==> flow/design.v <==
module ALU(
  input         clock,
                reset,
                io_flush_valid,
                io_FU_input_valid,
  input  [6:0]  io_FU_input_bits_decoded_instruction_PRD,
  input         io_FU_input_bits_decoded_instruction_RD_valid,
  input  [20:0] io_FU_input_bits_decoded_instruction_IMM,
  input  [2:0]  io_FU_input_bits_decoded_instruction_FUNCT3,
  input  [1:0]  io_FU_input_bits_decoded_instruction_packet_index,
  input  [5:0]  io_FU_input_bits_decoded_instruction_ROB_index,
  input  [3:0]  io_FU_input_bits_decoded_instruction_MOB_index,
  input  [4:0]  io_FU_input_bits_decoded_instruction_instructionType,
  input         io_FU_input_bits_decoded_instruction_needs_ALU,
                io_FU_input_bits_decoded_instruction_needs_branch_unit,
                io_FU_input_bits_decoded_instruction_SUBTRACT,
                io_FU_input_bits_decoded_instruction_MULTIPLY,
                io_FU_input_bits_decoded_instruction_FENCE,
                io_FU_input_bits_decoded_instruction_IS_IMM,
  input  [31:0] io_FU_input_bits_RS1_data,
                io_FU_input_bits_RS2_data,
                io_FU_input_bits_fetch_PC,
  output        io_FU_output_valid,
  output [6:0]  io_FU_output_bits_PRD,
  output [31:0] io_FU_output_bits_RD_data,
  output        io_FU_output_bits_RD_valid,
  output [31:0] io_FU_output_bits_fetch_PC,
  output [3:0]  io_FU_output_bits_MOB_index,
  output [5:0]  io_FU_output_bits_ROB_index,
  output [1:0]  io_FU_output_bits_fetch_packet_index
);
  wire [31:0] RS1_signed = io_FU_input_bits_RS1_data;
  wire [31:0] RS1_unsigned = io_FU_input_bits_RS1_data;
  wire [31:0] instruction_PC =
    io_FU_input_bits_fetch_PC
    + {28'h0, io_FU_input_bits_decoded_instruction_packet_index, 2'h0};
  reg  [31:0] arithmetic_result;
  wire [31:0] IMM_signed =
    {{19{io_FU_input_bits_decoded_instruction_IMM[12]}},
     io_FU_input_bits_decoded_instruction_IMM[12:0]};
  wire [31:0] operand2_unsigned =
    io_FU_input_bits_decoded_instruction_IS_IMM ? IMM_signed : io_FU_input_bits_RS2_data;
  wire [4:0]  shamt = operand2_unsigned[4:0];
  wire        _REMU_T = io_FU_input_bits_decoded_instruction_instructionType == 5'hC;
  wire        _SLTU_T_1 = io_FU_input_bits_decoded_instruction_instructionType == 5'h4;
  wire        _BEQ_T = io_FU_input_bits_decoded_instruction_FUNCT3 == 3'h0;
  wire        ADD =
    (_REMU_T | _SLTU_T_1) & _BEQ_T & ~io_FU_input_bits_decoded_instruction_MULTIPLY
    & ~io_FU_input_bits_decoded_instruction_SUBTRACT;
  wire        SUB =
    (_REMU_T | _SLTU_T_1) & _BEQ_T & ~io_FU_input_bits_decoded_instruction_MULTIPLY
    & io_FU_input_bits_decoded_instruction_SUBTRACT;
  wire        SLL =
    (_REMU_T | _SLTU_T_1) & io_FU_input_bits_decoded_instruction_FUNCT3 == 3'h1
    & ~io_FU_input_bits_decoded_instruction_MULTIPLY;
  wire        _BGE_T = io_FU_input_bits_decoded_instruction_FUNCT3 == 3'h5;
  wire        SRL =
    (_REMU_T | _SLTU_T_1) & _BGE_T & ~io_FU_input_bits_decoded_instruction_MULTIPLY
    & ~io_FU_input_bits_decoded_instruction_SUBTRACT;
  wire        SRA =
    (_REMU_T | _SLTU_T_1) & _BGE_T & ~io_FU_input_bits_decoded_instruction_MULTIPLY
    & io_FU_input_bits_decoded_instruction_SUBTRACT;
  wire        AUIPC =
    io_FU_input_bits_decoded_instruction_instructionType == 5'h5
    & ~io_FU_input_bits_decoded_instruction_MULTIPLY;
  wire        ALU_input_valid =
    io_FU_input_valid & io_FU_input_bits_decoded_instruction_needs_ALU;
  wire        branch_unit_input_valid =
    io_FU_input_valid & io_FU_input_bits_decoded_instruction_needs_branch_unit;
  wire        mult_unit_input_valid =
    io_FU_input_valid & io_FU_input_bits_decoded_instruction_MULTIPLY;
  reg         io_FU_output_valid_REG;
  wire [31:0] add_result = RS1_unsigned + operand2_unsigned;
  wire [31:0] sub_result = RS1_unsigned - operand2_unsigned;
  wire [31:0] _GEN = {27'h0, shamt};
  wire [31:0] sra_result = $signed($signed(RS1_signed) >>> _GEN);
  wire [62:0] _sll_result_T = {31'h0, RS1_unsigned} << shamt;
  reg  [31:0] io_FU_output_bits_fetch_PC_REG;
  reg  [1:0]  io_FU_output_bits_fetch_packet_index_REG;
  reg  [6:0]  io_FU_output_bits_PRD_REG;
  reg         io_FU_output_bits_RD_valid_REG;
  reg  [3:0]  io_FU_output_bits_MOB_index_REG;
  reg  [5:0]  io_FU_output_bits_ROB_index_REG;
  always @(posedge clock) begin
    if (reset)
      arithmetic_result <= 32'h0;
    else begin
      arithmetic_result <=
        ADD
          ? add_result
          : SUB
              ? sub_result
              : (_REMU_T | _SLTU_T_1)
                & io_FU_input_bits_decoded_instruction_FUNCT3 == 3'h4
                & ~io_FU_input_bits_decoded_instruction_MULTIPLY
                  ? RS1_unsigned ^ operand2_unsigned
                  : (_REMU_T | _SLTU_T_1)
                    & io_FU_input_bits_decoded_instruction_FUNCT3 == 3'h6
                    & ~io_FU_input_bits_decoded_instruction_MULTIPLY
                      ? RS1_unsigned | operand2_unsigned
                      : (_REMU_T | _SLTU_T_1)
                        & (&io_FU_input_bits_decoded_instruction_FUNCT3)
                        & ~io_FU_input_bits_decoded_instruction_MULTIPLY
                          ? RS1_unsigned & operand2_unsigned
                          : SLL
                              ? _sll_result_T[31:0]
                              : SRL
                                  ? RS1_unsigned >> _GEN
                                  : SRA
                                      ? sra_result
                                      : (_REMU_T | _SLTU_T_1)
                                        & io_FU_input_bits_decoded_instruction_FUNCT3 == 3'h2
                                        & ~io_FU_input_bits_decoded_instruction_MULTIPLY
                                          ? {31'h0,
                                             $signed(RS1_signed) < $signed(io_FU_input_bits_decoded_instruction_IS_IMM
                                                                             ? IMM_signed
                                                                             : io_FU_input_bits_RS2_data)}
                                          : (_REMU_T | _SLTU_T_1)
                                            & io_FU_input_bits_decoded_instruction_FUNCT3 == 3'h3
                                            & ~io_FU_input_bits_decoded_instruction_MULTIPLY
                                              ? {31'h0, RS1_unsigned < operand2_unsigned}
                                              : io_FU_input_bits_decoded_instruction_instructionType == 5'hD
                                                & ~io_FU_input_bits_decoded_instruction_MULTIPLY
                                                  ? {io_FU_input_bits_decoded_instruction_IMM[19:0],
                                                     12'h0}
                                                  : 32'h0;
    end
    io_FU_output_valid_REG <=
      ALU_input_valid & ~io_flush_valid | io_FU_input_bits_decoded_instruction_FENCE;
    io_FU_output_bits_fetch_PC_REG <= io_FU_input_bits_fetch_PC;
    io_FU_output_bits_fetch_packet_index_REG <=
      io_FU_input_bits_decoded_instruction_packet_index;
    io_FU_output_bits_PRD_REG <= io_FU_input_bits_decoded_instruction_PRD;
    io_FU_output_bits_RD_valid_REG <= io_FU_input_bits_decoded_instruction_RD_valid;
    io_FU_output_bits_MOB_index_REG <= io_FU_input_bits_decoded_instruction_MOB_index;
    io_FU_output_bits_ROB_index_REG <= io_FU_input_bits_decoded_instruction_ROB_index;
  end  
  assign io_FU_output_valid = io_FU_output_valid_REG & ~io_flush_valid;
  assign io_FU_output_bits_PRD = io_FU_output_bits_PRD_REG;
  assign io_FU_output_bits_RD_data = arithmetic_result;
  assign io_FU_output_bits_RD_valid = io_FU_output_bits_RD_valid_REG;
  assign io_FU_output_bits_fetch_PC = io_FU_output_bits_fetch_PC_REG;
  assign io_FU_output_bits_MOB_index = io_FU_output_bits_MOB_index_REG;
  assign io_FU_output_bits_ROB_index = io_FU_output_bits_ROB_index_REG;
  assign io_FU_output_bits_fetch_packet_index = io_FU_output_bits_fetch_packet_index_REG;
endmodule
# From RTL to reports: ALU
# Tool output for the design above, in the order of the flow.
# Lines are those of the file above, counted from 1.
# Operators carry their Yosys type and port widths (W data, S select, Z words).
# Cell names lack the library's common part.
# A cell with -- has no value.
[inputs] top_module="ALU" clk_port="clock" library="sky130hd" corner="tt_025C_1v80"

# After elaboration
# Counts by Yosys on the flattened word-level netlist (proc, flatten, opt, wreduce; memories kept). Register bits leave out memories and registers merged into their read ports (data or address); mux counts leave out enables and synchronous resets folded into registers. Print and check cells are left out.
[word_totals] elab_cells=70 input_bits=155 reg_bits=85
[op_classes] cmp=2 n_mux=12 reduce_logical=2 add_sub_neg=2 logic=32 n_shift=3 eq_ne=9
[op_table] cell="$mux W32" n=12
[op_table] cell="$lt A32 B32 Y1" n=2
[op_table] cell="$add A32 B32 Y32" n=1
[op_table] cell="$sub A32 B32 Y32" n=1
[op_table] cell="$and A32 B32 Y32" n=1
[op_table] cell="$or A32 B32 Y32" n=1
[op_table] cell="$xor A32 B32 Y32" n=1
[op_table] cell="$shl A32 B5 Y32" n=1
[op_table] cell="$shr A32 B5 Y32" n=1
[op_table] cell="$sshr A32 B5 Y32" n=1
[op_table] cell="$and A1 B1 Y1" n=24
[op_table] cell="$eq A5 B4 Y1 const B" n=2
[op_table] cell="$eq A3 B3 Y1 const B" n=3
[op_table] cell="$eq A3 B2 Y1 const B" n=2
[op_table] cell="$eq A5 B3 Y1 const B" n=1
[op_table] cell="$not A1 Y1" n=3
[op_table] cell="$eq A3 B1 Y1 const B" n=1
[op_table] cell="$logic_not A3 Y1" n=1
[op_table] cell="$reduce_and A3 Y1" n=1
[op_table] cell="$or A1 B1 Y1" n=2

# Logic depth
# Longest topological path by Yosys (ltp), each cell counted once; first at word level (registers and memories cut), then after technology mapping (sequential cells cut; the memories' decode and read muxes count).
[depth] word_depth=14 abc_area=0 depth_mapped=19 mapped_depth_nobuf=15

# Synthesis result
# Yosys stat after the flow's synthesis: flattened, memories mapped to cells. It holds for the ABC_AREA given above (unset counts as 0); a run with the other value may have another netlist.
# The area totals of this step are shown rounded.
[types] cell_type="dfxtp_1" n=85 type_area_um2=1.7E+03
[types] cell_type="ha_1" n=97 type_area_um2=1.21E+03
[types] cell_type="mux4_2" n=34 type_area_um2=765.734
[types] cell_type="mux2i_1" n=75 type_area_um2=750.72
[types] cell_type="a21oi_1" n=142 type_area_um2=710.682
[types] cell_type="nand2_1" n=171 type_area_um2=641.866
[types] cell_type="nor2_1" n=162 type_area_um2=608.083
[types] cell_type="inv_1" n=92 type_area_um2=345.331
[types] cell_type="o21ai_0" n=67 type_area_um2=335.322
[types] cell_type="a211oi_1" n=40 type_area_um2=300.288
[types] cell_type="clkbuf_1" n=59 type_area_um2=221.462
[types] cell_type="a221oi_1" n=20 type_area_um2=175.168
[types] cell_type="nand3_1" n=35 type_area_um2=175.168
[types] cell_type="a31oi_1" n=27 type_area_um2=168.912
[types] cell_type="xnor2_1" n=19 type_area_um2=166.41
[types] cell_type="o211ai_1" n=22 type_area_um2=165.158
[types] cell_type="buf_2" n=32 type_area_um2=160.154
[types] cell_type="a21o_1" n=21 type_area_um2=157.651
# Not listed: further types 64, cells in them 313.
[synth_totals] sequential_area_mm2=0.0017 cells=1513 area_mm2=0.0111 flip_flops=85

# Path before layout
# Path of least setup slack by OpenSTA after synthesis, without wires, with an ideal clock, recovery checks aside; 20% of the period is set as input and as output delay. Where synthesis merged equal registers, the netlist keeps one of their names.
[synth_path] path_kind="input to register" start="input port io_FU_input_bits_decoded_instruction_IS_IMM" end="register arithmetic_result[31]" arrival_time_ns=4.952 path_slack_ns=0.961 n_path_buf=5 required_time_ns=5.913 clock_period_ns=6.0 path_stages=17 delay_ns=3.839 period_less_setup_slack_ns=5.039
# "delay_ns" is the arrival time less input delay plus setup time.
# "path_stages": output pins that drive a net of the path, with the launching flip-flop's if there is one; two outputs of one cell count as two.
# "period_less_setup_slack_ns" is the clock period less the worst setup slack; recovery checks do not enter. This is arithmetic on one report: input and output delays are still those of the set period (20% each).
[synth_via] cell_sequence="buf_6 -> buf_2 -> mux2i_1 -> clkbuf_1 -> clkbuf_1 -> ha_1 -> buf_2 -> o21ai_0 -> o21a_1 -> or4_1 -> a21oi_1 -> o221ai_1 -> a31oi_1 -> nor3b_1 -> o21ai_0 -> a41o_1 -> o31ai_1"
[synth_lines] item="start: declaration" line_no=19 rtl="io_FU_input_bits_decoded_instruction_IS_IMM,"
[synth_lines] item="end: assignment" line_no=86 rtl="arithmetic_result <= 32'h0;"
[synth_lines] item="end: assignment" line_no=88 rtl="arithmetic_result <="
[synth_lines] item="end: declaration" line_no=37 rtl="reg  [31:0] arithmetic_result;"
# No chain of elaborated cells between the ends is given.

# Path in the finished layout
# From the final timing report of record 1: the path of least setup slack in the routed layout; clock arrival at registers is part of the times.
[layout_path] path_kind="input to register" start="input port io_FU_input_bits_decoded_instruction_IS_IMM" end="register arithmetic_result[31]" arrival_time_ns=5.65 path_stages=14 required_time_ns=6.27 path_slack_ns=0.62 n_path_buf=2 clock_period_ns=6.0
[layout_via] cell_sequence="clkdlybuf4s50_1 -> buf_12 -> and2_1 -> a21oi_1 -> ha_1 -> nand4_1 -> or4_1 -> a21oi_1 -> o221ai_1 -> a31oi_1 -> nor3b_1 -> o21ai_0 -> a41o_1 -> o31ai_1"
[layout_lines] item="start: declaration" line_no=19 rtl="io_FU_input_bits_decoded_instruction_IS_IMM,"
[layout_lines] item="end: assignment" line_no=86 rtl="arithmetic_result <= 32'h0;"
[layout_lines] item="end: assignment" line_no=88 rtl="arithmetic_result <="
[layout_lines] item="end: declaration" line_no=37 rtl="reg  [31:0] arithmetic_result;"
# No chain of elaborated cells between the ends is given.

Data sheet: physical implementation of ALU

Stored flow runs of ALU (4 of them; Yosys, OpenROAD, sky130hd). They differ in their settings and are not a sequence. Constraints: input delay and output delay 20% of the set period each, output load 0.01 pF.
"period_less_ws_ns" means the clock period less the worst setup slack. The figure is calculated, with input and output delays left at 20% of the set period.
"timing.worst_path_ns": the worst setup path's part of the clock period (all of it between registers, 20% less for each end at a port) less its slack. A launch clock that arrives late makes it longer, a capture clock that arrives late makes it shorter.
"fin_power_mw" rests on the timing tool's default activity at the inputs, not on a simulated workload.
The results are shown rounded.

[flow] record 1: files
==> flow/run.sh <==
#!/bin/bash
# the make line also repeats the synthesis and layout settings of config.mk as NAME=value (left out here)
make -C /OpenROAD-flow-scripts/flow DESIGN_CONFIG=/design/flow/config.mk WORK_HOME=/design/flow/orfs CLKGATE_MAP_FILE= finish
==> flow/config.mk <==
export PLATFORM = sky130hd
export DESIGN_NAME = ALU
export DESIGN_NICKNAME = ALU
export VERILOG_FILES = /design/flow/design.v
export SDC_FILE = /design/flow/constraint.sdc
export NUM_CORES = 4
export LEC_CHECK = 0
export CAP_MARGIN = 0
export CELL_PAD_IN_SITES_GLOBAL_PLACEMENT = 2
export CORE_MARGIN = 2
export CORE_UTILIZATION = 39
export CTS_CLUSTER_DIAMETER = 103
export CTS_CLUSTER_SIZE = 56
export GPL_ROUTABILITY_DRIVEN = 0
export HOLD_SLACK_MARGIN = 0.19
export MIN_ROUTING_LAYER = met1
export SLEW_MARGIN = 20
==> flow/constraint.sdc <==
create_clock -name core_clock -period 6.0 [get_ports {clock}]
set_input_delay 1.2000 -clock core_clock [delete_from_list [all_inputs] [get_ports {clock}]]
set_output_delay 1.2000 -clock core_clock [all_outputs]
set_load 0.01 [all_outputs]

[flow] record 1: metrics
[metrics] yosys_chip_area_mm2 = 0.0111
[metrics] die_footprint_mm2 = 0.0299
[metrics] final_cell_area_mm2 = 0.0143
[metrics] fin_util_pct = 51.2
[metrics] setup_worst_slack_ns = 0.618
[metrics] tns_setup_ns = 0.000
[metrics] worst_hold_slack_ns = 1.28
[metrics] fin_power_mw = 2.37
[metrics] period_less_ws_ns = 5.382
[metrics] timing.worst_path_ns = 4.18
[metrics] critical_path_type = input to register

[flow] record 2: files
==> flow/run.sh <==
#!/bin/bash
# the make line also repeats the synthesis and layout settings of config.mk as NAME=value (left out here)
make -C /OpenROAD-flow-scripts/flow DESIGN_CONFIG=/design/flow/config.mk WORK_HOME=/design/flow/orfs CLKGATE_MAP_FILE= finish
==> flow/config.mk <==
export PLATFORM = sky130hd
export DESIGN_NAME = ALU
export DESIGN_NICKNAME = ALU
export VERILOG_FILES = /design/flow/design.v
export SDC_FILE = /design/flow/constraint.sdc
export NUM_CORES = 4
export LEC_CHECK = 0
export CAP_MARGIN = 20
export CORE_MARGIN = 2
export CORE_UTILIZATION = 40
export SLEW_MARGIN = 20
==> flow/constraint.sdc <==
create_clock -name core_clock -period 5.5 [get_ports {clock}]
set_input_delay 1.1000 -clock core_clock [delete_from_list [all_inputs] [get_ports {clock}]]
set_output_delay 1.1000 -clock core_clock [all_outputs]
set_load 0.01 [all_outputs]

[flow] record 2: metrics
[metrics] yosys_chip_area_mm2 = 0.0111
[metrics] die_footprint_mm2 = 0.0292
[metrics] final_cell_area_mm2 = 0.0147
[metrics] fin_util_pct = 53.4
[metrics] setup_worst_slack_ns = 0.425
[metrics] tns_setup_ns = 0.000
[metrics] worst_hold_slack_ns = 1.17
[metrics] fin_power_mw = 2.66
[metrics] period_less_ws_ns = 5.075
[metrics] timing.worst_path_ns = 3.97
[metrics] critical_path_type = input to register

[flow] record 3: files
==> flow/run.sh <==
#!/bin/bash
# the make line also repeats the synthesis and layout settings of config.mk as NAME=value (left out here)
make -C /OpenROAD-flow-scripts/flow DESIGN_CONFIG=/design/flow/config.mk WORK_HOME=/design/flow/orfs CLKGATE_MAP_FILE= finish
==> flow/config.mk <==
export PLATFORM = sky130hd
export DESIGN_NAME = ALU
export DESIGN_NICKNAME = ALU
export VERILOG_FILES = /design/flow/design.v
export SDC_FILE = /design/flow/constraint.sdc
export NUM_CORES = 4
export LEC_CHECK = 0
export CAP_MARGIN = 20
export CORE_MARGIN = 2
export CORE_UTILIZATION = 63
export CTS_CLUSTER_SIZE = 72
export GPL_ROUTABILITY_DRIVEN = 0
export PLACE_DENSITY_LB_ADDON = 0.18
export SETUP_SLACK_MARGIN = 0.92
export SLEW_MARGIN = 20
==> flow/constraint.sdc <==
create_clock -name core_clock -period 3.93 [get_ports {clock}]
set_input_delay 0.7860 -clock core_clock [delete_from_list [all_inputs] [get_ports {clock}]]
set_output_delay 0.7860 -clock core_clock [all_outputs]
set_load 0.01 [all_outputs]

[flow] record 3: unfinished; error DPL-0038 in clock tree synthesis

[flow] record 4: files
==> flow/run.sh <==
#!/bin/bash
# the make line also repeats the synthesis and layout settings of config.mk as NAME=value (left out here)
make -C /OpenROAD-flow-scripts/flow DESIGN_CONFIG=/design/flow/config.mk WORK_HOME=/design/flow/orfs CLKGATE_MAP_FILE= finish
==> flow/config.mk <==
export PLATFORM = sky130hd
export DESIGN_NAME = ALU
export DESIGN_NICKNAME = ALU
export VERILOG_FILES = /design/flow/design.v
export SDC_FILE = /design/flow/constraint.sdc
export NUM_CORES = 4
export LEC_CHECK = 0
export CAP_MARGIN = 15
export CORE_ASPECT_RATIO = 0.74
export CORE_MARGIN = 2
export CORE_UTILIZATION = 42
export GPL_ROUTABILITY_DRIVEN = 1
export GPL_TIMING_DRIVEN = 0
export MAX_ROUTING_LAYER = met4
export PLACE_DENSITY = 0.91
export SETUP_SLACK_MARGIN = 0.67
export SLEW_MARGIN = 20
export TNS_END_PERCENT = 5
==> flow/constraint.sdc <==
create_clock -name core_clock -period 3.57 [get_ports {clock}]
set_input_delay 0.7140 -clock core_clock [delete_from_list [all_inputs] [get_ports {clock}]]
set_output_delay 0.7140 -clock core_clock [all_outputs]
set_load 0.01 [all_outputs]

[flow] record 4: metrics
[metrics] yosys_chip_area_mm2 = 0.0111
[metrics] die_footprint_mm2 = 0.0278
[metrics] final_cell_area_mm2 = 0.0162
[metrics] fin_util_pct = 61.8
[metrics] setup_worst_slack_ns = -0.333
[metrics] tns_setup_ns = -4.98
[metrics] worst_hold_slack_ns = 0.791
[metrics] fin_power_mw = 4.64
[metrics] period_less_ws_ns = 3.903
[metrics] timing.worst_path_ns = 3.19
[metrics] critical_path_type = input to register
